==> flow/design.v <==
module mulary
  (
   input wire        clk,
   input wire        reset,
   input integer     req_command,
   input wire [31:0] req_in_1,
   input wire [31:0] req_in_2,
   output reg [63:0] resp_result
   );
   reg           y_signed, y_signed0, y_signed1;
   reg           x_, x0_, x1_;
   reg [15:0]    x0, x1, y1, y2;
   reg [23:0]    y0, y3;
   wire [2:0]    br00 = {x0[1:0],1'b0};
   wire [2:0]    br01 = x0[3:1];
   wire [2:0]    br02 = x0[5:3];
   wire [2:0]    br03 = x0[7:5];
   wire [2:0]    br04 = {x0[9:8],x0_};
   wire [2:0]    br05 = x0[11:9];
   wire [2:0]    br06 = x0[13:11];
   wire [2:0]    br07 = x0[15:13];
   wire [2:0]    br10 = {x1[1:0],x_};
   wire [2:0]    br11 = x1[3:1];
   wire [2:0]    br12 = x1[5:3];
   wire [2:0]    br13 = x1[7:5];
   wire [2:0]    br14 = {x1[9:8],x1_};
   wire [2:0]    br15 = x1[11:9];
   wire [2:0]    br16 = x1[13:11];
   wire [2:0]    br17 = x1[15:13];
   reg           ng00, ng01, ng02, ng03, ng04, ng05, ng06, ng07;
   reg           ng10, ng11, ng12, ng13, ng14, ng15, ng16, ng17;
   always @(*)begin
      y_signed = 1'b0;
      y_signed0 = 1'b0;
      y_signed1 = 1'b0;
      x_  = 1'b0;
      x0_ = 1'b0;
      x1_ = 1'b0;
      x0 = 16'h0;
      x1 = 16'h0;
      y0 = 24'h0;
      y1 = 16'h0;
      y2 = 16'h0;
      y3 = 24'h0;
      ng00 = (br00[2:1]==2'b10)|(br00[2:0]==3'b110);
      ng01 = (br01[2:1]==2'b10)|(br01[2:0]==3'b110);
      ng02 = (br02[2:1]==2'b10)|(br02[2:0]==3'b110);
      ng03 = (br03[2:1]==2'b10)|(br03[2:0]==3'b110);
      ng04 = (br04[2:1]==2'b10)|(br04[2:0]==3'b110);
      ng05 = (br05[2:1]==2'b10)|(br05[2:0]==3'b110);
      ng06 = (br06[2:1]==2'b10)|(br06[2:0]==3'b110);
      ng07 = (br07[2:1]==2'b10)|(br07[2:0]==3'b110);
      if((req_command==0)|(req_command==1))begin
         ng10 = 1'b0;
         ng11 = 1'b0;
         ng12 = 1'b0;
         ng13 = 1'b0;
      end else begin
         ng10 = (br10[2:1]==2'b10)|(br10[2:0]==3'b110);
         ng11 = (br11[2:1]==2'b10)|(br11[2:0]==3'b110);
         ng12 = (br12[2:1]==2'b10)|(br12[2:0]==3'b110);
         ng13 = (br13[2:1]==2'b10)|(br13[2:0]==3'b110);
      end
      ng14 = (br14[2:1]==2'b10)|(br14[2:0]==3'b110);
      ng15 = (br15[2:1]==2'b10)|(br15[2:0]==3'b110);
      ng16 = (br16[2:1]==2'b10)|(br16[2:0]==3'b110);
      ng17 = (br17[2:1]==2'b10)|(br17[2:0]==3'b110);
      case(req_command)
        0,
        1,
        2,
        6,
        8,
        10,
        12,
        13:begin
           y_signed = 1'b0;
           y_signed0 = 1'b0;
           y_signed1 = 1'b0;
        end
        3,
        4:begin
           y_signed = 1'b1;
           y_signed0 = 1'b0;
           y_signed1 = 1'b0;
        end
        7,
        9,
        11:begin
           y_signed = 1'b1;
           y_signed0 = 1'b1;
           y_signed1 = 1'b1;
        end
      endcase
      case(req_command)
        0,
        1:begin
           x_  = req_in_1[7];
           x0_ = req_in_1[7];
           x1_ = req_in_1[15];
           x0[15:0] = req_in_1[15:0];
           x1[15:0] = req_in_1[23:8];
           y0[23:0] = req_in_2[23:0];
           y1[15:0] = req_in_2[15:0];
           y2[15:0] = req_in_2[23:8];
           y3[23:0] = req_in_2[23:0];
        end
        2,
        3,
        4:begin
           x_       = 1'b0;
           x0_ = req_in_1[7];
           x1_ = req_in_1[7];
           x0[15:0] = req_in_1[15:0];
           x1[15:0] = req_in_1[15:0];
           y0[23:0] = {8'h0,req_in_2[15:0]};
           y1[15:0] = req_in_2[15:0];
           y2[15:0] = req_in_2[31:16];
           y3[23:0] = {req_in_2[31:16],8'h0};
        end
        6,
        7,
        8,
        9:begin
           x_       = 1'b0;
           x0_ = req_in_1[7];
           x1_ = req_in_1[23];
           x0[15:0] = req_in_1[15:0];
           x1[15:0] = req_in_1[31:16];
           y0[23:0] = {8'h0,req_in_2[15:0]};
           y1[15:0] = req_in_2[15:0];
           y2[15:0] = req_in_2[31:16];
           y3[23:0] = {req_in_2[31:16],8'h0};
        end
        10,
        11:begin
           x_       = 1'b0;
           x0_      = 1'b0;
           x1_      = 1'b0;
           x0[15:0] = req_in_1[15:0];
           x1[15:0] = req_in_1[31:16];
           y0[23:0] = {req_in_2[7:0],16'h0};
           y1[15:0] = {req_in_2[15:8],8'h0};
           y2[15:0] = {8'h0,req_in_2[23:16]};
           y3[23:0] = {16'h0,req_in_2[31:24]};
        end
        12,
        13:begin
           x_       = 1'b0;
           x0_      = 1'b0;
           x1_      = 1'b0;
           x0[15:0] = req_in_1[15:0];
           x1[15:0] = req_in_1[31:16];
           y0[23:0] = {16'h0,req_in_2[7:0]};
           y1[15:0] = {req_in_2[15:8],8'h0};
           y2[15:0] = {8'h0,req_in_2[23:16]};
           y3[23:0] = {req_in_2[31:24],16'h0};
        end
      endcase
   end
   always @(*) begin
     resp_result = 64'h0;  
     case(req_command)
       0,
       1:begin
          resp_result[63:0] = (64'hfffe0000_00000000
                               +(result0      )
                               +(result1 << 8 )
                               + (((x1[15])? req_in_2[23:0] : 0) <<24)  );
       end
       2:begin
          resp_result[63:0] = (64'hfffdfffe_00000000
                               +(result0      )
                               +(result1 << 8 )
                               + (((x0[15])? req_in_2[15:0]  : 0) <<16)
                               + (((x1[15])? req_in_2[31:16] : 0) <<32)  );
       end
       4:begin
          resp_result[63:0] = ((64'hfffcfffe_00000000|{~(req_in_1[15]&req_in_2[31]),48'h0000_00000000})
                               +(result0      )
                               +(result1 << 8 )
                               + (((x0[15])? req_in_2[15:0]  : 0) <<16)
                               + (((x1[15])? req_in_2[31:16] : 0) <<32)  );
       end
       3:begin
          resp_result[63:0] = (64'hfffdfffe_00000000
                               +(result0     )
                               +(result1 << 8)  );
       end
       6:begin
          resp_result[63:0] = (64'hfffffffc_00000000
                               +(result0      )
                               +(result1 >> 8 )
                               + (((x0[15])? req_in_2[15:0]  : 0) <<16)
                               + (((x1[15])? req_in_2[31:16] : 0) <<16)  );
       end
       7:begin
          resp_result[63:0] = (64'hfffffffc_00000000
                               +(result0      )
                               +(result1 >> 8 )   );
       end
       8:begin
          resp_result[63:0] = (64'hfffffffe_00000000
                               +(result0      )
                               +(result1 << 24)
                               + (((x0[15])? req_in_2[15:0]  : 0) <<16)
                               + (((x1[15])? req_in_2[31:16] : 0) <<48)  );
       end
       9:begin
          resp_result[63:0] = ((64'hfffffffe_00000000|{req_in_1[15]^req_in_2[15],32'h00000000})
                               +(result0     )
                               +(result1 <<24));
       end
       10:begin
          resp_result[63:0] = (64'hfffffff8_00000000
                               +(result0      )
                               +(result1 << 8 )
                               + (((x0[7] )? req_in_2[7:0]  : 0) << 24)
                               + (((x0[15])? req_in_2[15:8] : 0) << 24)
                               + (((x1[7] )? req_in_2[23:16]: 0) << 24)
                               + (((x1[15])? req_in_2[31:24]: 0) << 24)  );
       end
       11:begin
          resp_result[63:0] = (64'hfffffff8_00000000
                               +(result0      )
                               +(result1 << 8 )  );
       end
       12,
       13:begin
          resp_result[63:0] = (64'hfffffffe_00000000
                               +(result0      )
                               +(result1 << 24)
                               + (((x0[7] )? req_in_2[7:0]  : 0) << 8)
                               + (((x0[15])? req_in_2[15:8] : 0) << 24)
                               + (((x1[7] )? req_in_2[23:16]: 0) << 40)
                               + (((x1[15])? req_in_2[31:24]: 0) << 56)  );
       end
     endcase
   end
   wire [27:0]   by00, by01, by02, by03, by04, by05, by06, by07;
   wire [27:0]   by10, by11, by12, by13, by14, by15, by16, by17;
   booth0 booth00(.i(0), .y_signed(y_signed0), .br(br00), .y(y0), .by(by00), .com(req_command));
   booth0 booth01(.i(1), .y_signed(y_signed0), .br(br01), .y(y0), .by(by01), .com(req_command));
   booth0 booth02(.i(1), .y_signed(y_signed0), .br(br02), .y(y0), .by(by02), .com(req_command));
   booth0 booth03(.i(1), .y_signed(y_signed0), .br(br03), .y(y0), .by(by03), .com(req_command));
   booth1 booth04(.i(0), .y_signed(y_signed1), .br(br04), .y(y1), .by(by04), .com(req_command));
   booth1 booth05(.i(1), .y_signed(y_signed1), .br(br05), .y(y1), .by(by05), .com(req_command));
   booth1 booth06(.i(1), .y_signed(y_signed1), .br(br06), .y(y1), .by(by06), .com(req_command));
   booth1 booth07(.i(1), .y_signed(y_signed1), .br(br07), .y(y1), .by(by07), .com(req_command));
   booth2 booth10(.i(0), .y_signed(y_signed), .br(br10), .y(y2), .by(by10), .com(req_command));
   booth2 booth11(.i(1), .y_signed(y_signed), .br(br11), .y(y2), .by(by11), .com(req_command));
   booth2 booth12(.i(1), .y_signed(y_signed), .br(br12), .y(y2), .by(by12), .com(req_command));
   booth2 booth13(.i(1), .y_signed(y_signed), .br(br13), .y(y2), .by(by13), .com(req_command));
   booth3 booth14(.i(0), .y_signed(y_signed), .br(br14), .y(y3), .by(by14), .com(req_command));
   booth3 booth15(.i(1), .y_signed(y_signed), .br(br15), .y(y3), .by(by15), .com(req_command));
   booth3 booth16(.i(1), .y_signed(y_signed), .br(br16), .y(y3), .by(by16), .com(req_command));
   booth3 booth17(.i(1), .y_signed(y_signed), .br(br17), .y(y3), .by(by17), .com(req_command));
   wire [63:0]   result0 = ((({1'b0,by00}+ng00)) +
                            (({1'b0,by01}+ng01)<<2) +
                            (({1'b0,by02}+ng02)<<4) +
                            (({1'b0,by03}+ng03)<<6) +
                            (({1'b0,by04}+ng04)<<8) +
                            (({1'b0,by05}+ng05)<<10) +
                            (({1'b0,by06}+ng06)<<12) +
                            (({1'b0,by07}+ng07)<<14) );
   wire [63:0]   result1 = ((({1'b0,by10}+(ng10<<8))) +
                            (({1'b0,by11}+(ng11<<8))<<2) +
                            (({1'b0,by12}+(ng12<<8))<<4) +
                            (({1'b0,by13}+(ng13<<8))<<6) +
                            (({1'b0,by14}+ng14)<<8) +
                            (({1'b0,by15}+ng15)<<10) +
                            (({1'b0,by16}+ng16)<<12) +
                            (({1'b0,by17}+ng17)<<14) );
endmodule
module booth0
  (
   input             i,
   input             y_signed,
   input [2:0]       br,
   input [23:0]      y,
   input integer     com,
   output reg [27:0] by
   );
   wire              y_sign = (com==11) ? y[23] : y[15]&y_signed;
   wire              S = ((br==3'b000)|(br==3'b111)) ? 1'b0 : y_sign^br[2] ;
   always @(*) begin
      case(br)
        3'b000: by[15:0] =  {16{1'b0}};
        3'b001: by[15:0] =  {y[15:0]};
        3'b010: by[15:0] =  {y[15:0]};
        3'b011: by[15:0] =  {y[14:0],1'b0};
        3'b100: by[15:0] = ~{y[14:0],1'b0};
        3'b101: by[15:0] = ~{y[15:0]};
        3'b110: by[15:0] = ~{y[15:0]};
        3'b111: by[15:0] =  {16{1'b0}};
      endcase
      if((com==0)||(com==1)||(com==10)||(com==11))begin
         case(br)
           3'b000: by[24:16] =  {9{1'b0}};
           3'b001: by[24:16] =  {y[23]&y_signed,y[23:16]};
           3'b010: by[24:16] =  {y[23]&y_signed,y[23:16]};
           3'b011: by[24:16] =  {y[23:15]};
           3'b100: by[24:16] = ~{y[23:15]};
           3'b101: by[24:16] = ~{y[23]&y_signed,y[23:16]};
           3'b110: by[24:16] = ~{y[23]&y_signed,y[23:16]};
           3'b111: by[24:16] =  {9{1'b0}};
         endcase
         if(i) by[27:25] = {2'b01,~S};
         else  by[27:25] = {~S,S,S};
      end else begin
         case(br)
           3'b000: by[16] =  1'b0;
           3'b001: by[16] =  y[15]&y_signed;
           3'b010: by[16] =  y[15]&y_signed;
           3'b011: by[16] =  y[15];
           3'b100: by[16] = ~y[15];
           3'b101: by[16] = ~(y[15]&y_signed);
           3'b110: by[16] = ~(y[15]&y_signed);
           3'b111: by[16] =  1'b0;
         endcase
         if(i) by[27:17] = {8'h0,2'b01,~S};
         else  by[27:17] = {8'h0,~S,S,S};
      end
   end
endmodule
module booth1
  (
   input             i,
   input             y_signed,
   input [2:0]       br,
   input [15:0]      y,
   input integer     com,
   output reg [27:0] by
   );
   wire              S = ((br==3'b000)|(br==3'b111)) ? 1'b0 : (y[15]&y_signed)^br[2] ;
   always @(*) begin
      case(br)
        3'b000: by[15:0] =  {16{1'b0}};
        3'b001: by[15:0] =  {y[15:0]};
        3'b010: by[15:0] =  {y[15:0]};
        3'b011: by[15:0] =  {y[14:0],1'b0};
        3'b100: by[15:0] = ~{y[14:0],1'b0};
        3'b101: by[15:0] = ~{y[15:0]};
        3'b110: by[15:0] = ~{y[15:0]};
        3'b111: by[15:0] =  {16{1'b0}};
      endcase
      by[27:16] = 0;  
      case(com)
        0,
        1: begin
           case(br)
             3'b000: by[16] =  1'b0;
             3'b001: by[16] =  1'b0;
             3'b010: by[16] =  1'b0;
             3'b011: by[16] =  y[15];
             3'b100: by[16] = ~y[15];
             3'b101: by[16] =  1'b0;
             3'b110: by[16] =  1'b0;
             3'b111: by[16] =  1'b0;
           endcase
           by[27:17] = 0;
        end
        2,
        3,
        4,
        6,
        7,
        8,
        9,
        12,
        13: begin
           case(br)
             3'b000: by[16] =  1'b0;
             3'b001: by[16] =  y[15]&y_signed;
             3'b010: by[16] =  y[15]&y_signed;
             3'b011: by[16] =  y[15];
             3'b100: by[16] = ~y[15];
             3'b101: by[16] =~(y[15]&y_signed);
             3'b110: by[16] =~(y[15]&y_signed);
             3'b111: by[16] =  1'b0;
           endcase
           by[27:17] = {8'h0,2'b01,~S};
        end
        10,
        11: begin
           case(br)
             3'b000: by[16] =  1'b0;
             3'b001: by[16] =  y[15]&y_signed;
             3'b010: by[16] =  y[15]&y_signed;
             3'b011: by[16] =  y[15];
             3'b100: by[16] = ~y[15];
             3'b101: by[16] =~(y[15]&y_signed);
             3'b110: by[16] =~(y[15]&y_signed);
             3'b111: by[16] =  1'b0;
           endcase
           if(i) by[27:17] = {8'h0,2'b01,~S};
           else  by[27:17] = {8'h0,~S,S,S};
        end
      endcase
   end
endmodule
module booth2
  (
   input             i,
   input             y_signed,
   input [2:0]       br,
   input [15:0]      y,
   input integer     com,
   output reg [27:0] by
   );
   wire              y_sign = ((com==11) ? y[7] : y[15]) & y_signed;
   wire              S = ((br==3'b000)|(br==3'b111)) ? 1'b0 : y_sign^br[2] ;
   always @(*) begin
      if((com==10)||(com==11))begin
         if(i) by[19:17] = {2'b01,~S};
         else  by[19:17] = {~S,S,S};
         by[24:20] = 0;
      end else begin
         case(br)
           3'b000: by[24:17] =  {8{1'b0}};
           3'b001: by[24:17] =  {y[15]&y_signed,y[15:9]};
           3'b010: by[24:17] =  {y[15]&y_signed,y[15:9]};
           3'b011: by[24:17] =  {y[15:8]};
           3'b100: by[24:17] = ~{y[15:8]};
           3'b101: by[24:17] = ~{y[15]&y_signed,y[15:9]};
           3'b110: by[24:17] = ~{y[15]&y_signed,y[15:9]};
           3'b111: by[24:17] =  {8{1'b0}};
         endcase
      end
      if((com==0)|(com==1))begin
         case(br)
           3'b000: by[16] =  1'b0;
           3'b001: by[16] =  y[8];
           3'b010: by[16] =  y[8];
           3'b011: by[16] =  1'b0;
           3'b100: by[16] =  1'b0;
           3'b101: by[16] = ~y[8];
           3'b110: by[16] = ~y[8];
           3'b111: by[16] =  1'b0;
         endcase
         by[27:25] = {2'b01,~S};
         by[15:0] = ({16{1'b0}});
      end else if((com==10)|(com==11))begin
         case(br)
           3'b000: by[16:8] =  {9{1'b0}};
           3'b001: by[16:8] =  {y[7]&y_signed,y[7:0]};
           3'b010: by[16:8] =  {y[7]&y_signed,y[7:0]};
           3'b011: by[16:8] =  {y[7:0],1'b0};
           3'b100: by[16:8] = ~{y[7:0],1'b0};
           3'b101: by[16:8] = ~{y[7]&y_signed,y[7:0]};
           3'b110: by[16:8] = ~{y[7]&y_signed,y[7:0]};
           3'b111: by[16:8] =  {9{1'b0}};
         endcase
         by[27:25] = 0;
         by[7:0] = 0;
      end else begin
         case(br)
           3'b000: by[16:8] =  {9{1'b0}};
           3'b001: by[16:8] =   y[8:0];
           3'b010: by[16:8] =   y[8:0];
           3'b011: by[16:8] =  {y[7:0],1'b0};
           3'b100: by[16:8] = ~{y[7:0],1'b0};
           3'b101: by[16:8] =  ~y[8:0];
           3'b110: by[16:8] =  ~y[8:0];
           3'b111: by[16:8] =  {9{1'b0}};
         endcase
         if(i) by[27:25] = {2'b01,~S};
         else  by[27:25] = {~S,S,S};
         by[7:0] = 0;
      end
   end
endmodule
module booth3
  (
   input             i,
   input             y_signed,
   input [2:0]       br,
   input [23:0]      y,
   input integer     com,
   output reg [27:0] by
   );
   wire              y_sign = ((com==11) ? y[7] : y[23]) & y_signed;
   wire              S = ((br==3'b000)|(br==3'b111)) ? 1'b0 : y_sign^br[2] ;
   always @(*) begin
      case(br)
        3'b000: by[7:0] =  {8{1'b0}};
        3'b001: by[7:0] =  {y[7:0]};
        3'b010: by[7:0] =  {y[7:0]};
        3'b011: by[7:0] =  {y[6:0],1'b0};
        3'b100: by[7:0] = ~{y[6:0],1'b0};
        3'b101: by[7:0] = ~{y[7:0]};
        3'b110: by[7:0] = ~{y[7:0]};
        3'b111: by[7:0] =  {8{1'b0}};
      endcase
      if((com==10)||(com==11))begin
         case(br)
           3'b000: by[8] =  1'b0;
           3'b001: by[8] =  y[7]&y_signed;
           3'b010: by[8] =  y[7]&y_signed;
           3'b011: by[8] =  y[7];
           3'b100: by[8] = ~y[7];
           3'b101: by[8] =~(y[7]&y_signed);
           3'b110: by[8] =~(y[7]&y_signed);
           3'b111: by[8] =  1'b0;
         endcase
         if(i) by[11:9] = {2'b01,~S};
         else  by[11:9] = {~S,S,S};
         by[27:12] = 0;
      end else begin
         case(br)
           3'b000: by[24:8] =  {17{1'b0}};
           3'b001: by[24:8] =  {y[23]&y_signed,y[23:8]};
           3'b010: by[24:8] =  {y[23]&y_signed,y[23:8]};
           3'b011: by[24:8] =  {y[23:7]};
           3'b100: by[24:8] = ~{y[23:7]};
           3'b101: by[24:8] = ~{y[23]&y_signed,y[23:8]};
           3'b110: by[24:8] = ~{y[23]&y_signed,y[23:8]};
           3'b111: by[24:8] =  {17{1'b0}};
         endcase
         by[27:25] = {2'b01,~S};
      end
   end
endmodule
module cpa
  (
   input integer      req_command,
   input wire [63:0]  mul,
   input wire [4:0]   mulctl,
   input wire [31:0]  aln0,
   input wire [31:0]  aln1,
   input wire [31:0]  aln2,
   input wire [31:0]  aln3,
   output wire [31:0] add0,
   output wire [31:0] add1,
   output wire [31:0] add2,
   output wire [31:0] add3,
   output wire [81:0] addo
   );
   wire [81:0]        alnmul = (((mulctl[4]) ? {16'h0,mul[63:0]} : {mul[47:0],32'h0}) ^
                                {{34{mulctl[3]}},{16{mulctl[2]}},{16{mulctl[1]}},{16{mulctl[0]}}} );
   wire [2:0]         alnctl = (req_command==13) ? mulctl[2:0] : 3'b0;
   reg                cin0, cin1, cin2, cin3;
   wire [16:0]        sum01 = aln0[15: 0] + alnmul[63:48] + cin0;
   wire [16:0]        sum11 = aln1[15: 0] + alnmul[47:32] + cin1;
   wire [16:0]        sum21 = aln2[15: 0] + alnmul[31:16] + cin2;
   wire [16:0]        sum31 = aln3[15: 0] + alnmul[15: 0] + cin3;
   wire [17:0]        sum00 = aln0[31:16] + alnmul[81:64]   + sum01[16];
   wire [16:0]        sum10 = aln1[31:16] + {16{alnctl[2]}} + sum11[16];
   wire [16:0]        sum20 = aln2[31:16] + {16{alnctl[1]}} + sum21[16];
   wire [16:0]        sum30 = aln3[31:16] + {16{alnctl[0]}} + sum31[16];
   always @(*) begin
      if(req_command==13)begin
         cin0 = (mulctl[3]==1'b1);
         cin1 = (mulctl[2]==1'b1);
         cin2 = (mulctl[1]==1'b1);
         cin3 = (mulctl[0]==1'b1);
      end else begin
         cin0 = sum11[16];
         cin1 = sum21[16];
         cin2 = sum31[16];
         cin3 = (mulctl[0]==1'b1);
      end
   end
   assign add0 = {sum00[15:0], sum01[15:0]};
   assign add1 = {sum10[15:0], sum11[15:0]};
   assign add2 = {sum20[15:0], sum21[15:0]};
   assign add3 = {sum30[15:0], sum31[15:0]};
   assign addo = {sum00[17:0], sum01[15:0], sum11[15:0], sum21[15:0], sum31[15:0]};
endmodule
module fmad_check
  (
   input [31:0]      x,
   input [31:0]      y,
   input [31:0]      z,
   output reg [31:0] rslt,
   output reg [4:0]  flag
   );
   always @ (x or y or z) begin
      rslt = {32{1'bx}};
      flag = 5'h0;
      if((x[30:23]==8'hff)&(x[22:0]!=0))begin
         rslt    = x|32'h00400000;
         flag[4] = ~x[22]|((y[30:23]==8'hff)&~y[22]&(y[21:0]!=0))|((z[30:23]==8'hff)&~z[22]&(z[21:0]!=0));
      end else if((y[30:23]==8'hff)&(y[22:0]!=0))begin
         rslt    = y|32'h00400000;
         flag[4] = ~y[22]|((x[30:23]==8'hff)&~x[22]&(x[21:0]!=0))|((z[30:23]==8'hff)&~z[22]&(z[21:0]!=0));
      end else if(((x[30:23]==8'hff)&(y[30:0]==0))|((y[30:23]==8'hff)&(x[30:0]==0)))begin
         rslt    = 32'hffc00000;
         flag[4] = 1'b1;
      end else if((z[30:23]==8'hff)&(z[22:0]!=0))begin
         rslt    = z|32'h00400000;
         flag[4] = ~z[22]|((x[30:23]==8'hff)&~x[22]&(x[21:0]!=0))|((y[30:23]==8'hff)&~y[22]&(y[21:0]!=0));
      end else if(((x[30:23]==8'hff)|(y[30:23]==8'hff))&((z[30:23]==8'hff)))begin
         if((x[31]^y[31])==z[31])begin
            rslt    = z[31:0];
         end else begin
            rslt    = 32'hffc00000;
            flag[4] = 1'b1;
         end
      end else if(x[30:23]==8'hff)begin
         rslt = {x[31]^y[31],x[30:0]};
      end else if(y[30:23]==8'hff)begin
         rslt = {x[31]^y[31],y[30:0]};
      end else if(z[30:23]==8'hff)begin
         rslt = z[31:0];
      end else if((x[30:0]==0)|(y[30:0]==0))begin
         if(z[30:0]==0)
           rslt = {z[31]&(x[31]^y[31]),z[30:0]};
         else
           rslt = z;
      end else begin
         flag[0] = 1'b1;
      end
   end
endmodule
module fmad
  (
   input                    clk,
   input                    reset,
   input                    req,
   input integer            req_command,
   input [31:0]             x,
   input [31:0]             y,
   input [31:0]             z,
   input [31:0]             w,
   output reg signed [31:0] acc0, acc1, acc2, acc3,  
   output reg signed [ 9:0] exp0, exp1, exp2, exp3,  
   output reg [31:0]        rslt,                    
   output reg [4:0]         flag                     
   );
   reg               en0, en1;
   always @ (*) begin
      if(reset)begin
         en0 = 1'b0;
      end else begin
         en0 = req;
      end
   end
   always @ (posedge clk) begin
      if(reset)begin
         en1 <= 1'b0;
      end else begin
         en1 <= en0;
      end
   end
   wire[4:0]         flag0i;                    
   wire [31:0]       rslt0i;                    
   reg [4:0]         flag0, flag1;              
   reg [31:0]        rslt0, rslt1;              
   fmad_check fmad_check
     (
      .x(x),
      .y(y),
      .z(z),
      .rslt(rslt0i),
      .flag(flag0i)
   );
   always @ (posedge clk) begin
      if(en0) begin
         if(req_command==1)begin
            flag0 <= flag0i;
            rslt0 <= rslt0i;
         end else begin
            flag0 <= 0;
         end
      end
      if(en1)begin
         flag1 <= flag0;
         rslt1 <= rslt0;
      end
   end
   wire [23:0]       fracx = {(x[30:23]!=8'h00),x[22:0]};                    
   wire [23:0]       fracy = {(y[30:23]!=8'h00),y[22:0]};                    
   wire [31:0]       fracz = {(z[30:23]!=8'h00),z[22:0],8'h0};               
   wire [7:0]        expx =       (x[30:23]==8'h00) ? 8'h01 : x[30:23];      
   wire [7:0]        expy =       (y[30:23]==8'h00) ? 8'h01 : y[30:23];      
   wire signed [8:0] expz = {1'b0,(z[30:23]==8'h00) ? 8'h01 : z[30:23]};     
   wire signed [9:0] expm = expx+expy-127+1;                                 
   wire signed [9:0] expd = expm-expz;                                       
   wire [63:0]       muli;
   wire [31:0]       req_in_1 = ((req_command == 1) ? {8'h0,fracx[23:0]}
                                 :                    {1'b1,x[6:0],  1'b1,y[6:0],  1'b1,z[6:0],  1'b1,w[6:0]});
   wire [31:0]       req_in_2 = ((req_command == 1) ? {8'h0,fracy[23:0]}
                                 :                    {1'b1,x[22:16],1'b1,y[22:16],1'b1,z[22:16],1'b1,w[22:16]});
   mulary mulary
     (
      .clk(clk),
      .reset(reset),
      .req_command(req_command),
      .req_in_1(req_in_1),
      .req_in_2(req_in_2),
      .resp_result(muli)
   );
   reg [5:0]         sfti;
   always @ (*) begin
      if(expd>=55)begin
         sfti = 55;
      end else if(expd>=0)begin
         sfti = expd;
      end else if(expd>=-32)begin
         sfti = expd+32;
      end else begin
         sfti = 0;
      end
   end
   reg [5:0]         sft0, sft1, sft2, sft3;
   reg [8:0]         expa;                                                               
   reg               sgnz;                                                               
   wire signed [9:0] exp0p = {1'b0,x[30:23]} + {1'b0,x[14:7]};                           
   wire signed [9:0] exp1p = {1'b0,y[30:23]} + {1'b0,y[14:7]};                           
   wire signed [9:0] exp2p = {1'b0,z[30:23]} + {1'b0,z[14:7]};                           
   wire signed [9:0] exp3p = {1'b0,w[30:23]} + {1'b0,w[14:7]};                           
   reg signed [9:0]  exp0l, exp1l, exp2l, exp3l;                                         
   wire sftout0 = ((exp0l==0) | (aln0[48:30]!={19{1'b0}}) & (aln0[48:30]!={19{1'b1}}));  
   wire sftout1 = ((exp1l==0) | (aln1[48:30]!={19{1'b0}}) & (aln1[48:30]!={19{1'b1}}));  
   wire sftout2 = ((exp2l==0) | (aln2[48:30]!={19{1'b0}}) & (aln2[48:30]!={19{1'b1}}));  
   wire sftout3 = ((exp3l==0) | (aln3[48:30]!={19{1'b0}}) & (aln3[48:30]!={19{1'b1}}));  
   wire signed [9:0] exp0i = (!sftout0) ? exp0 : exp0l;                                  
   wire signed [9:0] exp1i = (!sftout1) ? exp1 : exp1l;                                  
   wire signed [9:0] exp2i = (!sftout2) ? exp2 : exp2l;                                  
   wire signed [9:0] exp3i = (!sftout3) ? exp3 : exp3l;                                  
   wire signed [9:0] exd0 = exp0p - exp0i + 16;                                          
   wire signed [9:0] exd1 = exp1p - exp1i + 16;                                          
   wire signed [9:0] exd2 = exp2p - exp2i + 16;                                          
   wire signed [9:0] exd3 = exp3p - exp3i + 16;                                          
   reg [63:0]        mul;
   reg [4:0]         mulctl;
   reg [48:0]        aln0, aln1, aln2, aln3;
   wire [31:0]       add0, add1, add2, add3;
   always @ (posedge clk) begin
      if(en0)begin
         if(req_command==13)begin
            if((x[30:23]==0)|(x[14:7]==0)|(exd0<0))  exp0l <= 0;
            else                                     exp0l <= exp0p;
            if((y[30:23]==0)|(y[14:7]==0)|(exd1<0))  exp1l <= 0;
            else                                     exp1l <= exp1p;
            if((z[30:23]==0)|(z[14:7]==0)|(exd2<0))  exp2l <= 0;
            else                                     exp2l <= exp2p;
            if((w[30:23]==0)|(w[14:7]==0)|(exd3<0))  exp3l <= 0;
            else                                     exp3l <= exp3p;
         end
         if(req_command==13)begin
            mul <= muli;
         end else begin
            mul <= {16'h0,muli[47:0]};
         end
         if(req_command==1)begin
            sgnz <= z[31];
            if(expd>=0)begin
               expa <= expm;
            end else if(expd>=-32)begin
               expa <= expm+32;
            end else begin
               expa <= expz;
            end
         end
         if(req_command==13)begin
            mulctl <= {1'b1,x[31]^x[15], y[31]^y[15], z[31]^z[15], w[31]^w[15]};
         end else begin
            if(expd>=0) mulctl <= {1'b0,{4{(x[31]^y[31]^z[31])}}};
            else        mulctl <= {1'b1,{4{(x[31]^y[31]^z[31])}}};
         end
         if(req_command==13)begin
            if(exd0[9:6]!=0) sft0 <= 63;
            else             sft0 <= exd0;
            if(exd1[9:6]!=0) sft1 <= 63;
            else             sft1 <= exd1;
            if(exd2[9:6]!=0) sft2 <= 63;
            else             sft2 <= exd2;
            if(exd3[9:6]!=0) sft3 <= 63;
            else             sft3 <= exd3;
         end else begin
            if(sfti>=48)begin
               acc0 <= 0;            acc1 <= fracz;            acc2 <= fracz;            acc3 <= fracz;
               sft0 <= 0;            sft1 <= sfti;             sft2 <= sfti-16;          sft3 <= sfti-32;
            end else if(sfti>=32)begin
               acc0 <= fracz;        acc1 <= fracz;            acc2 <= fracz;            acc3 <= {fracz,16'h0};
               sft0 <= sfti+16;      sft1 <= sfti;             sft2 <= sfti-16;          sft3 <= sfti-16;
            end else if(sfti>=16)begin
               acc0 <= fracz;        acc1 <= fracz;            acc2 <= {fracz,16'h0};    acc3 <= 0;
               sft0 <= sfti+16;      sft1 <= sfti;             sft2 <= sfti;             sft3 <= 0;
            end else begin
               acc0 <= fracz;        acc1 <= {fracz,16'h0};    acc2 <= 0;                acc3 <= 0;
               sft0 <= sfti+16;      sft1 <= sfti+16;          sft2 <= 0;                sft3 <= 0;
            end
         end
      end
      if(reset)begin
         exp0 <= 0;
         acc0 <= 0;
         exp1 <= 0;
         acc1 <= 0;
         exp2 <= 0;
         acc2 <= 0;
         exp3 <= 0;
         acc3 <= 0;
      end else if((req_command==13)&(en1))begin  
         if(!sftout0)begin
            exp0 <= exp0l;
            acc0 <= add0;
         end
         if(!sftout1)begin
            exp1 <= exp1l;
            acc1 <= add1;
         end
         if(!sftout2)begin
            exp2 <= exp2l;
            acc2 <= add2;
         end
         if(!sftout3)begin
            exp3 <= exp3l;
            acc3 <= add3;
         end
      end
   end
   always @ (*) begin
      if(req_command==1)begin  
         aln0 = {acc0,16'h0}>>sft0;
         aln1 = {acc1,16'h0}>>sft1;
         aln2 = {acc2,16'h0}>>sft2;
         aln3 = {acc3,16'h0}>>sft3;
      end else begin
         aln0 = $signed({acc0,16'h0})>>>sft0;
         aln1 = $signed({acc1,16'h0})>>>sft1;
         aln2 = $signed({acc2,16'h0})>>>sft2;
         aln3 = $signed({acc3,16'h0})>>>sft3;
      end
   end
   wire [81:0]       addi;
   cpa cpa
     (
      .req_command(req_command),   
      .mul(mul),
      .mulctl(mulctl),
      .aln0(aln0),      .aln1(aln1),      .aln2(aln2),      .aln3(aln3),
      .add0(add0),      .add1(add1),      .add2(add2),      .add3(add3),
      .addo(addi)
   );
   reg [81:0]        add;
   reg [8:0]         expr;
   reg               sgnr;
   always @ (posedge clk) begin
      if(en1 & flag0[0])begin
         add[81:0] <= addi;
         sgnr <= sgnz;
         expr <= expa;
      end
   end
   wire [64:0]   nrmi,nrm0,nrm1,nrm2,nrm3,nrm4,nrm5;
   wire [1:0]    ssn;
   wire [5:0]    nrmsft;                                 
   assign nrmsft[5] = (~(|nrmi[64:32])|(&nrmi[64:32]))& (expr[8:5]!=4'h0);
   assign nrmsft[4] = (~(|nrm5[64:48])|(&nrm5[64:48]))&((expr[8:4]&{3'h7,~nrmsft[5],  1'b1})!=5'h00);
   assign nrmsft[3] = (~(|nrm4[64:56])|(&nrm4[64:56]))&((expr[8:3]&{3'h7,~nrmsft[5:4],1'b1})!=6'h00);
   assign nrmsft[2] = (~(|nrm3[64:60])|(&nrm3[64:60]))&((expr[8:2]&{3'h7,~nrmsft[5:3],1'b1})!=7'h00);
   assign nrmsft[1] = (~(|nrm2[64:62])|(&nrm2[64:62]))&((expr[8:1]&{3'h7,~nrmsft[5:2],1'b1})!=8'h00);
   assign nrmsft[0] = (~(|nrm1[64:63])|(&nrm1[64:63]))&((expr[8:0]&{3'h7,~nrmsft[5:1],1'b1})!=9'h000);
   assign nrmi = {add[81:18],(|add[17:0])};
   assign nrm5 = (~nrmsft[5]) ? nrmi : {add[49:0], 15'h0};
   assign nrm4 = (~nrmsft[4]) ? nrm5 : {nrm5[48:0], 16'h0000};
   assign nrm3 = (~nrmsft[3]) ? nrm4 : {nrm4[56:0], 8'h00};
   assign nrm2 = (~nrmsft[2]) ? nrm3 : {nrm3[60:0], 4'h0};
   assign nrm1 = (~nrmsft[1]) ? nrm2 : {nrm2[62:0], 2'b00};
   assign nrm0 = (~nrmsft[0]) ? nrm1 : {nrm1[63:0], 1'b0};
   assign ssn = {nrm0[38],(|nrm0[37:0])};
   wire [2:0]    grsn = {nrm0[40:39],(|ssn)};
   wire          rnd = (~nrmi[64]) ? (grsn[1:0]==2'b11)|(grsn[2:1]==2'b11)
                                   : ((grsn[1:0]==2'b00)|                           
                                      ((grsn[1]^grsn[0])     &(grsn[0]))|           
                                      ((grsn[2]^(|grsn[1:0]))&(grsn[1]^grsn[0])));  
   wire [9:0]    expn = expr-nrmsft+{1'b0,(nrm0[64]^nrm0[63])};  
   wire [30:0]   rsltr = (~nrm0[64]) ? {expn,nrm0[62:40]}+rnd : {expn,~nrm0[62:40]}+rnd;
   always @ (*) begin
      rslt[31] = sgnr^add[81];
      flag = 0;
      if(flag1[0] == 1'b0)begin
         rslt = rslt1;
         flag = flag1;
      end else if(nrmi==0)begin
         rslt[31:0] = 32'h00000000;
      end else if(expn[9])begin
         rslt[30:0] = 31'h00000000;
         flag[0] = 1'b1;
         flag[1] = 1'b1;
      end else if((expn[8:0]>=9'h0ff)&(~expn[9]))begin
         rslt[30:0] = 31'h7f800000;
         flag[0] = 1'b1;
         flag[2] = 1'b1;
      end else if(~nrm0[64])begin
         rslt[30:0] = rsltr[30:0];
         flag[0] = |grsn[1:0] | (rsltr[30:23]==8'hff);
         flag[1] = ((rsltr[30:23]==8'h00)|((expn[7:0]==8'h00)&~ssn[1]))&(|grsn[1:0]);
         flag[2] = (rsltr[30:23]==8'hff);
      end else begin
         rslt[30:0] = rsltr[30:0];
         flag[0] = |grsn[1:0] | (rsltr[30:23]==8'hff);
         flag[1] = ((rsltr[30:23]==8'h00)|((expn[7:0]==8'h00)&((~ssn[1]&~ssn[0])|(ssn[1]&ssn[0])) ))&(|grsn[1:0]);
         flag[2] = (rsltr[30:23]==8'hff);
      end
   end
endmodule
module fmad_fp32
  (
   input         clk,
   input         reset,
   input         req,
   input [31:0]  x,
   input [31:0]  y,
   input [31:0]  z,
   output [31:0] rslt,
   output [4:0]  flag
   );
   wire signed [31:0] acc0, acc1, acc2, acc3;
   wire signed [9:0]  exp0, exp1, exp2, exp3;
   fmad fmad
     (
      .clk(clk),
      .reset(reset),
      .req(req),
      .req_command(1),
      .x(x),
      .y(y),
      .z(z),
      .w(32'h0),
      .acc0(acc0), .acc1(acc1), .acc2(acc2), .acc3(acc3),
      .exp0(exp0), .exp1(exp1), .exp2(exp2), .exp3(exp3),
      .rslt(rslt),
      .flag(flag)
   );
endmodule
* From RTL to reports: fmad_fp32
What the tools print for fmad_fp32, step after step.
Lines are those of the file above, counted from 1.
Operators carry their Yosys type and port widths (W data, S select, Z words).
Cell names lack the library's common part.
A cell with -- has no value.
- Design top :: fmad_fp32
- Clock port :: clk
- Library :: sky130hd
- Library corner :: tt_025C_1v80

* Word level
Source: Yosys, flattened and elaborated, memories not mapped. Widths are those after wreduce. Registers that Yosys merges into a memory's read port (data or address) are not register bits. Print and check cells do not count. Equal cells are merged and count once.
Memory sizes are those after Yosys's memory passes, which may raise the word count (mostly to a power of two), join words into wider ones and drop unused or constant bits.
- Add/sub/neg operators :: 52
- Magnitude comparators :: 7
- Equal/unequal tests :: 98
- Shift-type cells :: 4
- Multiplexer cells :: 114
- Bitwise operators :: 143
- Reduce/logical cells :: 96
** Operator list (number)
- $mux W32 :: 21
- $pmux W16 S5 :: 7
- $mux W65 :: 6
- $pmux W17 S5 :: 4
- $pmux W8 S5 :: 8
- $add A27 B1 Y28 :: 6
- $shr A48 B6 Y16 :: 3
- $pmux W9 S5 :: 3
- $eq A3 B3 Y1 const B :: 44
- $mux W31 :: 4
- $add A48 B48 Y48 :: 2
- $logic_not A31 Y1 :: 3
- $xor A82 B82 Y82 :: 1
- $mux W80 :: 1
- $add A17 B1 Y18 :: 4
- $reduce_bool A23 Y1 :: 3
- $add A16 B16 Y17 :: 4
- $add A17 B1 Y17 :: 4
- $reduce_or A2 Y1 :: 34
- $reduce_bool A22 Y1 :: 3
- $eq A3 B2 Y1 const B :: 22
- $mux W6 :: 11
- $logic_not A65 Y1 :: 1
- $pmux W16 S4 :: 1
- $add A31 B1 Y31 :: 2
- $shr A48 B6 Y32 :: 1
- $or A1 B1 Y1 :: 45
- $add A1 B39 Y40 const A :: 1
Not listed: further kinds 93, cells in them 265.
- Register bits :: 376
- Memory bits (read-only) :: 48
- Memories kept :: 1
- Input bits :: 99
- Output and inout bits :: 37
- Elaborated cells :: 537
** Memories
- (no name shown) :: words 16, width 3, rd ports 1, wr ports 0, RTL line 68 : case(req_command)

* Longest topological paths
Longest topological path by Yosys (ltp), each cell counted once; first at word level (registers and memories cut), then after technology mapping (sequential cells cut; the memories' decode and read muxes count).
- Depth in word-level cells :: 46
- ABC_AREA :: 0
- Depth in mapped cells :: 98
- Gate-level depth less buffers :: 96

* Netlist
Source: synth_stat.txt of the flow (Yosys; design flattened, memories mapped). It holds for the ABC_AREA given above (unset counts as 0); a run with the other value may have another netlist.
The area totals of this step are shown rounded.
** Cells by type
- edfxtp_1 :: number 243, total area 7.3E+03 um2
- fa_1 :: number 235, total area 4.7E+03 um2
- xnor2_1 :: number 486, total area 4.26E+03 um2
- ha_1 :: number 335, total area 4191.52 um2
- nand2_1 :: number 690, total area 2.59E+03 um2
- xor2_1 :: number 290, total area 2.54E+03 um2
- a21oi_1 :: number 434, total area 2.17E+03 um2
- nor2_1 :: number 525, total area 1970.64 um2
- dfxtp_1 :: number 97, total area 1.94E+03 um2
- o21ai_0 :: number 349, total area 1.75E+03 um2
- mux2i_1 :: number 173, total area 1.73E+03 um2
- clkbuf_1 :: number 411, total area 1542.73 um2
- mux4_2 :: number 62, total area 1.4E+03 um2
- inv_1 :: number 330, total area 1.24E+03 um2
- nand2b_1 :: number 163, total area 1.02E+03 um2
- nand3_1 :: number 195, total area 975.936 um2
- a221oi_1 :: number 104, total area 910.874 um2
- a21o_1 :: number 113, total area 848.314 um2
Other cell types: 93; their cells: 1293.
- Mapped cells :: 6528
- Mapped area :: 52300 um2
- Sequential area :: 9240 um2
- Flip-flops :: 340
- Buffers :: 525
By module: a second synthesis without flattening, with its own total; a netlist apart from the flattened one above.
- Cell total of the unflattened synthesis :: 14455
- Area (unflattened synthesis) :: 109000 um2
Rows give one instance, submodules left out.
** Modules
- mulary :: instances 1, cells 6056, area 46000 um2, sequential area 0.0 um2
- fmad :: instances 1, cells 4814, area 38900 um2, sequential area 12500 um2
- cpa :: instances 1, cells 1079, area 7950 um2, sequential area 0.0 um2
- booth3 :: instances 4, cells 159, area 1020 um2, sequential area 0.0 um2
- booth2 :: instances 4, cells 148, area 1010 um2, sequential area 0.0 um2
- booth0 :: instances 4, cells 135, area 881 um2, sequential area 0.0 um2
- booth1 :: instances 4, cells 108, area 718 um2, sequential area 0.0 um2
- fmad_check :: instances 1, cells 304, area 1690 um2, sequential area 0.0 um2
- fmad_fp32 :: instances 1, cells 2, area 7.5 um2, sequential area 0.0 um2

* Worst setup path after synthesis
Path of least setup slack by OpenSTA after synthesis, without wires, with an ideal clock, recovery checks aside; 20% of the period is set as input and as output delay. Where synthesis merged equal registers, the netlist keeps one of their names.
- Path type :: register to output
- Start point :: register fmad.expr[8]
- End point :: output port flag[1]
- Clock period :: 17.5 ns
- Output delay :: 3.500 ns
- Time at the first pin :: 0.000 ns
- Arrival :: 13.032 ns
- Required time :: 14.000 ns
- Setup slack :: 0.968 ns
- Path delay :: 13.032 ns
- Stages on the path :: 65
- Path buffers :: 14
- Synthesis period reached :: 16.532 ns
"path delay" is the arrival time less input delay plus setup time.
At an output port there is no setup time.
"stages on the path" counts driving pins, that of a launching flip-flop among them; a cell with two outputs on the path counts twice.
"synthesis period reached" = period - worst setup slack (recovery checks aside). The figure is calculated, with input and output delays left at 20% of the set period.
Between the ends stands the longest chain of elaborated cells between them, by number of cells; it is not shown to be the way that was timed. Of several equally long chains one is given.
Each line given opens the expression or statement behind the cell; cells for indexed reads and writes are added by Yosys, which also makes memories of some case tables.
- Path through :: edfxtp_1 > inv_1 > ha_1 > nor3b_1 > a21oi_4 > buf_4 > inv_2 > clkbuf_1 > clkbuf_1 > ha_1 > nor4b_1 > nor2_1 > nand4_1 > mux2_4 > nand2_8 > clkinv_4 > buf_6 > clkbuf_1 > [29 not listed] > mux2i_4 > nor2_4 > inv_2 > buf_1 > ha_1 > inv_1 > ha_1 > a21o_1 > a21oi_1 > o21bai_1 > a21oi_1 > inv_1 > a21oi_1 > o21bai_1 > xnor2_1 > o21ai_0 > or4b_2 > o31ai_1
- Length of the longest elaborated chain :: 44
- Elaborated cells between the ends (all ways) :: 90
- Those cells by class :: add/sub: 4; compare: 1; eq/ne: 2; mux: 13; logic: 48; reduce/logical: 22
** Ends and longest elaborated chain, post-synthesis
- from (decl) :: RTL line 840 : reg [8:0]         expr;
- from (assign) :: RTL line 846 : expr <= expa;
- $reduce_bool A4 Y1 :: RTL line 852 : assign nrmsft[5] = (~(|nrmi[64:32])|(&nrmi[64:32]))& (expr[8:5]!=4'h0);
- $and A1 B1 Y1 :: RTL line 852
- $mux W65 :: RTL line 859 : assign nrm5 = (~nrmsft[5]) ? nrmi : {add[49:0], 15'h0};
- $reduce_or A17 Y1 :: RTL line 853 : assign nrmsft[4] = (~(|nrm5[64:48])|(&nrm5[64:48]))&((expr[8:4]&{3'h7,~nrmsft[5],  1'b1})!=5'h00);
- $not A1 Y1 :: RTL line 853
- $or A1 B1 Y1 :: RTL line 853
- $and A1 B1 Y1 :: RTL line 853
- [30 not listed]
- $or A1 B1 Y1 :: RTL line 892 : flag[1] = ((rsltr[30:23]==8'h00)|((expn[7:0]==8'h00)&~ssn[1]))&(|grsn[1:0]);
- $and A1 B1 Y1 :: RTL line 892
- $mux W1 :: RTL line 889 : end else if(~nrm0[64])begin
- $mux W1 :: RTL line 885 : end else if((expn[8:0]>=9'h0ff)&(~expn[9]))begin
- $mux W1 :: RTL line 881 : end else if(expn[9])begin
- $mux W3 :: RTL line 879 : end else if(nrmi==0)begin
- $mux W3 :: RTL line 876 : if(flag1[0] == 1'b0)begin
- to (decl) :: RTL line 911 : output [4:0]  flag

* Path in the finished layout
Path of least setup slack in the final report of stored run 3 (OpenROAD, finished layout, wires in). Where an end is a register, its clock arrival counts in the times.
- Path type :: register to register
- Start point :: register fmad.sft3[0]
- End point :: register fmad.add[80]
- Clock period :: 17.5 ns
- Library setup time :: 0.29 ns
- Time at the first pin :: 0.58 ns
- Arrival :: 17.84 ns
- Required time :: 17.79 ns
- Setup slack :: -0.05 ns
- Stages on the path :: 94
- Path buffers :: 1
Between the ends stands the longest chain of elaborated cells between them, by number of cells; it is not shown to be the way that was timed. Of several equally long chains one is given.
At most two assigning lines are given for a register; there are more.
- Path through :: edfxtp_1 > buf_12 > mux4_2 > mux4_2 > a32oi_2 > nor2_2 > a21oi_2 > fa_2 > nor2b_1 > o21ai_1 > nand2_1 > a21o_1 > a21o_1 > a21o_1 > a21o_1 > a21o_1 > a21o_1 > a21o_1 > [58 not listed] > inv_2 > fa_2 > inv_1 > a21oi_1 > o21bai_1 > a21o_1 > a21o_1 > a21oi_2 > o21bai_4 > a21oi_2 > o21bai_2 > a21oi_2 > o21bai_2 > a21oi_2 > o21bai_2 > a21o_1 > a21oi_2 > xnor2_1
- Length of the longest elaborated chain :: 7
- Elaborated cells between the ends (all ways) :: 7
- RTL lines with such cells :: 6
- Those cells by class :: add/sub: 6; shift: 1
** Ends and longest elaborated chain, post-layout
- from (decl) :: RTL line 706 : reg [5:0]         sft0, sft1, sft2, sft3;
- from (assign) :: RTL line 771 : else             sft3 <= exd3;
- from (assign) :: RTL line 778 : sft0 <= sfti+16;      sft1 <= sfti;             sft2 <= sfti-16;          sft3 <= sfti-16;
- $shr A48 B6 Y16 :: RTL line 821 : aln3 = {acc3,16'h0}>>sft3;
- $add A16 B16 Y17 :: RTL line 546 : wire [16:0]        sum31 = aln3[15: 0] + alnmul[15: 0] + cin3;
- $add A17 B1 Y17 :: RTL line 546
- $add A17 B1 Y17 :: RTL line 545 : wire [16:0]        sum21 = aln2[15: 0] + alnmul[31:16] + cin2;
- $add A17 B1 Y17 :: RTL line 544 : wire [16:0]        sum11 = aln1[15: 0] + alnmul[47:32] + cin1;
- $add A17 B1 Y17 :: RTL line 543 : wire [16:0]        sum01 = aln0[15: 0] + alnmul[63:48] + cin0;
- $add A18 B1 Y18 :: RTL line 547 : wire [17:0]        sum00 = aln0[31:16] + alnmul[81:64]   + sum01[16];
- to (assign) :: RTL line 844 : add[81:0] <= addi;
- to (decl) :: RTL line 839 : reg [81:0]        add;

--- measured runs ---
Below are 4 stored runs of the flow (Yosys, OpenROAD; platform sky130hd) on fmad_fp32, each with its settings and what was measured, unordered. Constraints: input delay and output delay 20% of the set period each, output load 0.01 pF.
Results are given in rounded form.

* Stored run 1
** Files
==> flow/run.sh <==
#!/bin/bash
# the make line also repeats the synthesis and layout settings of config.mk as NAME=value (left out here)
make -C /OpenROAD-flow-scripts/flow DESIGN_CONFIG=/design/flow/config.mk WORK_HOME=/design/flow/orfs CLKGATE_MAP_FILE= finish
==> flow/config.mk <==
export PLATFORM = sky130hd
export DESIGN_NAME = fmad_fp32
export DESIGN_NICKNAME = fmad_fp32
export VERILOG_FILES = /design/flow/design.v
export SDC_FILE = /design/flow/constraint.sdc
export NUM_CORES = 4
export LEC_CHECK = 0
export CAP_MARGIN = 20
export CELL_PAD_IN_SITES_GLOBAL_PLACEMENT = 3
export CORE_MARGIN = 2
export CORE_UTILIZATION = 62
export GPL_ROUTABILITY_DRIVEN = 0
export MAX_ROUTING_LAYER = met4
export MIN_ROUTING_LAYER = met1
export PLACE_DENSITY_LB_ADDON = 0.14
export SLEW_MARGIN = 20
==> flow/constraint.sdc <==
create_clock -name core_clock -period 19.7 [get_ports {clk}]
set_input_delay 3.9400 -clock core_clock [delete_from_list [all_inputs] [get_ports {clk}]]
set_output_delay 3.9400 -clock core_clock [all_outputs]
set_load 0.01 [all_outputs]
** Results
No final report: placement broke off with FLW-0024.

* Stored run 2
** Files
==> flow/run.sh <==
#!/bin/bash
# the make line also repeats the synthesis and layout settings of config.mk as NAME=value (left out here)
make -C /OpenROAD-flow-scripts/flow DESIGN_CONFIG=/design/flow/config.mk WORK_HOME=/design/flow/orfs CLKGATE_MAP_FILE= finish
==> flow/config.mk <==
export PLATFORM = sky130hd
export DESIGN_NAME = fmad_fp32
export DESIGN_NICKNAME = fmad_fp32
export VERILOG_FILES = /design/flow/design.v
export SDC_FILE = /design/flow/constraint.sdc
export NUM_CORES = 4
export LEC_CHECK = 0
export ABC_AREA = 0
export CAP_MARGIN = 10
export CELL_PAD_IN_SITES_DETAIL_PLACEMENT = 1
export CORE_ASPECT_RATIO = 1.13
export CORE_MARGIN = 2
export CORE_UTILIZATION = 62
export HOLD_SLACK_MARGIN = -0.07
export MAX_ROUTING_LAYER = met4
export MIN_ROUTING_LAYER = met2
export PLACE_DENSITY_LB_ADDON = 0.03
export SLEW_MARGIN = 10
==> flow/constraint.sdc <==
create_clock -name core_clock -period 10.4 [get_ports {clk}]
set_input_delay 2.0800 -clock core_clock [delete_from_list [all_inputs] [get_ports {clk}]]
set_output_delay 2.0800 -clock core_clock [all_outputs]
set_load 0.01 [all_outputs]
** Results
No final report: placement broke off with DPL-0033.

* Stored run 3
** Files
==> flow/run.sh <==
#!/bin/bash
# the make line also repeats the synthesis and layout settings of config.mk as NAME=value (left out here)
make -C /OpenROAD-flow-scripts/flow DESIGN_CONFIG=/design/flow/config.mk WORK_HOME=/design/flow/orfs CLKGATE_MAP_FILE= finish
==> flow/config.mk <==
export PLATFORM = sky130hd
export DESIGN_NAME = fmad_fp32
export DESIGN_NICKNAME = fmad_fp32
export VERILOG_FILES = /design/flow/design.v
export SDC_FILE = /design/flow/constraint.sdc
export NUM_CORES = 4
export LEC_CHECK = 0
export CAP_MARGIN = 20
export CELL_PAD_IN_SITES_DETAIL_PLACEMENT = 2
export CORE_MARGIN = 10
export CORE_UTILIZATION = 40
export SLEW_MARGIN = 20
==> flow/constraint.sdc <==
create_clock -name core_clock -period 17.5 [get_ports {clk}]
set_input_delay 3.5000 -clock core_clock [delete_from_list [all_inputs] [get_ports {clk}]]
set_output_delay 3.5000 -clock core_clock [all_outputs]
set_load 0.01 [all_outputs]
** Results
- Area of the synthesized netlist :: 52300 um2
- Setup total negative slack :: -0.046 ns
- Total die area :: 146000 um2
- Standard-cell area after layout :: 56700 um2
- Setup slack of the critical path :: -0.046 ns
- Worst-case hold slack :: 0.417 ns

* Stored run 4
** Files
==> flow/run.sh <==
#!/bin/bash
# the make line also repeats the synthesis and layout settings of config.mk as NAME=value (left out here)
make -C /OpenROAD-flow-scripts/flow DESIGN_CONFIG=/design/flow/config.mk WORK_HOME=/design/flow/orfs CLKGATE_MAP_FILE= finish
==> flow/config.mk <==
export PLATFORM = sky130hd
export DESIGN_NAME = fmad_fp32
export DESIGN_NICKNAME = fmad_fp32
export VERILOG_FILES = /design/flow/design.v
export SDC_FILE = /design/flow/constraint.sdc
export NUM_CORES = 4
export LEC_CHECK = 0
export CAP_MARGIN = 10
export CELL_PAD_IN_SITES_DETAIL_PLACEMENT = 2
export CORE_ASPECT_RATIO = 0.75
export CORE_MARGIN = 10
export CORE_UTILIZATION = 72
export CTS_CLUSTER_SIZE = 22
export GPL_ROUTABILITY_DRIVEN = 1
export GPL_TIMING_DRIVEN = 1
export PLACE_DENSITY_LB_ADDON = 0.1
export SETUP_SLACK_MARGIN = 1.69
export SLEW_MARGIN = 20
export TNS_END_PERCENT = 70
==> flow/constraint.sdc <==
create_clock -name core_clock -period 10.7 [get_ports {clk}]
set_input_delay 2.1400 -clock core_clock [delete_from_list [all_inputs] [get_ports {clk}]]
set_output_delay 2.1400 -clock core_clock [all_outputs]
set_load 0.01 [all_outputs]
** Results
No final report: placement broke off with DPL-0033.
--- end ---
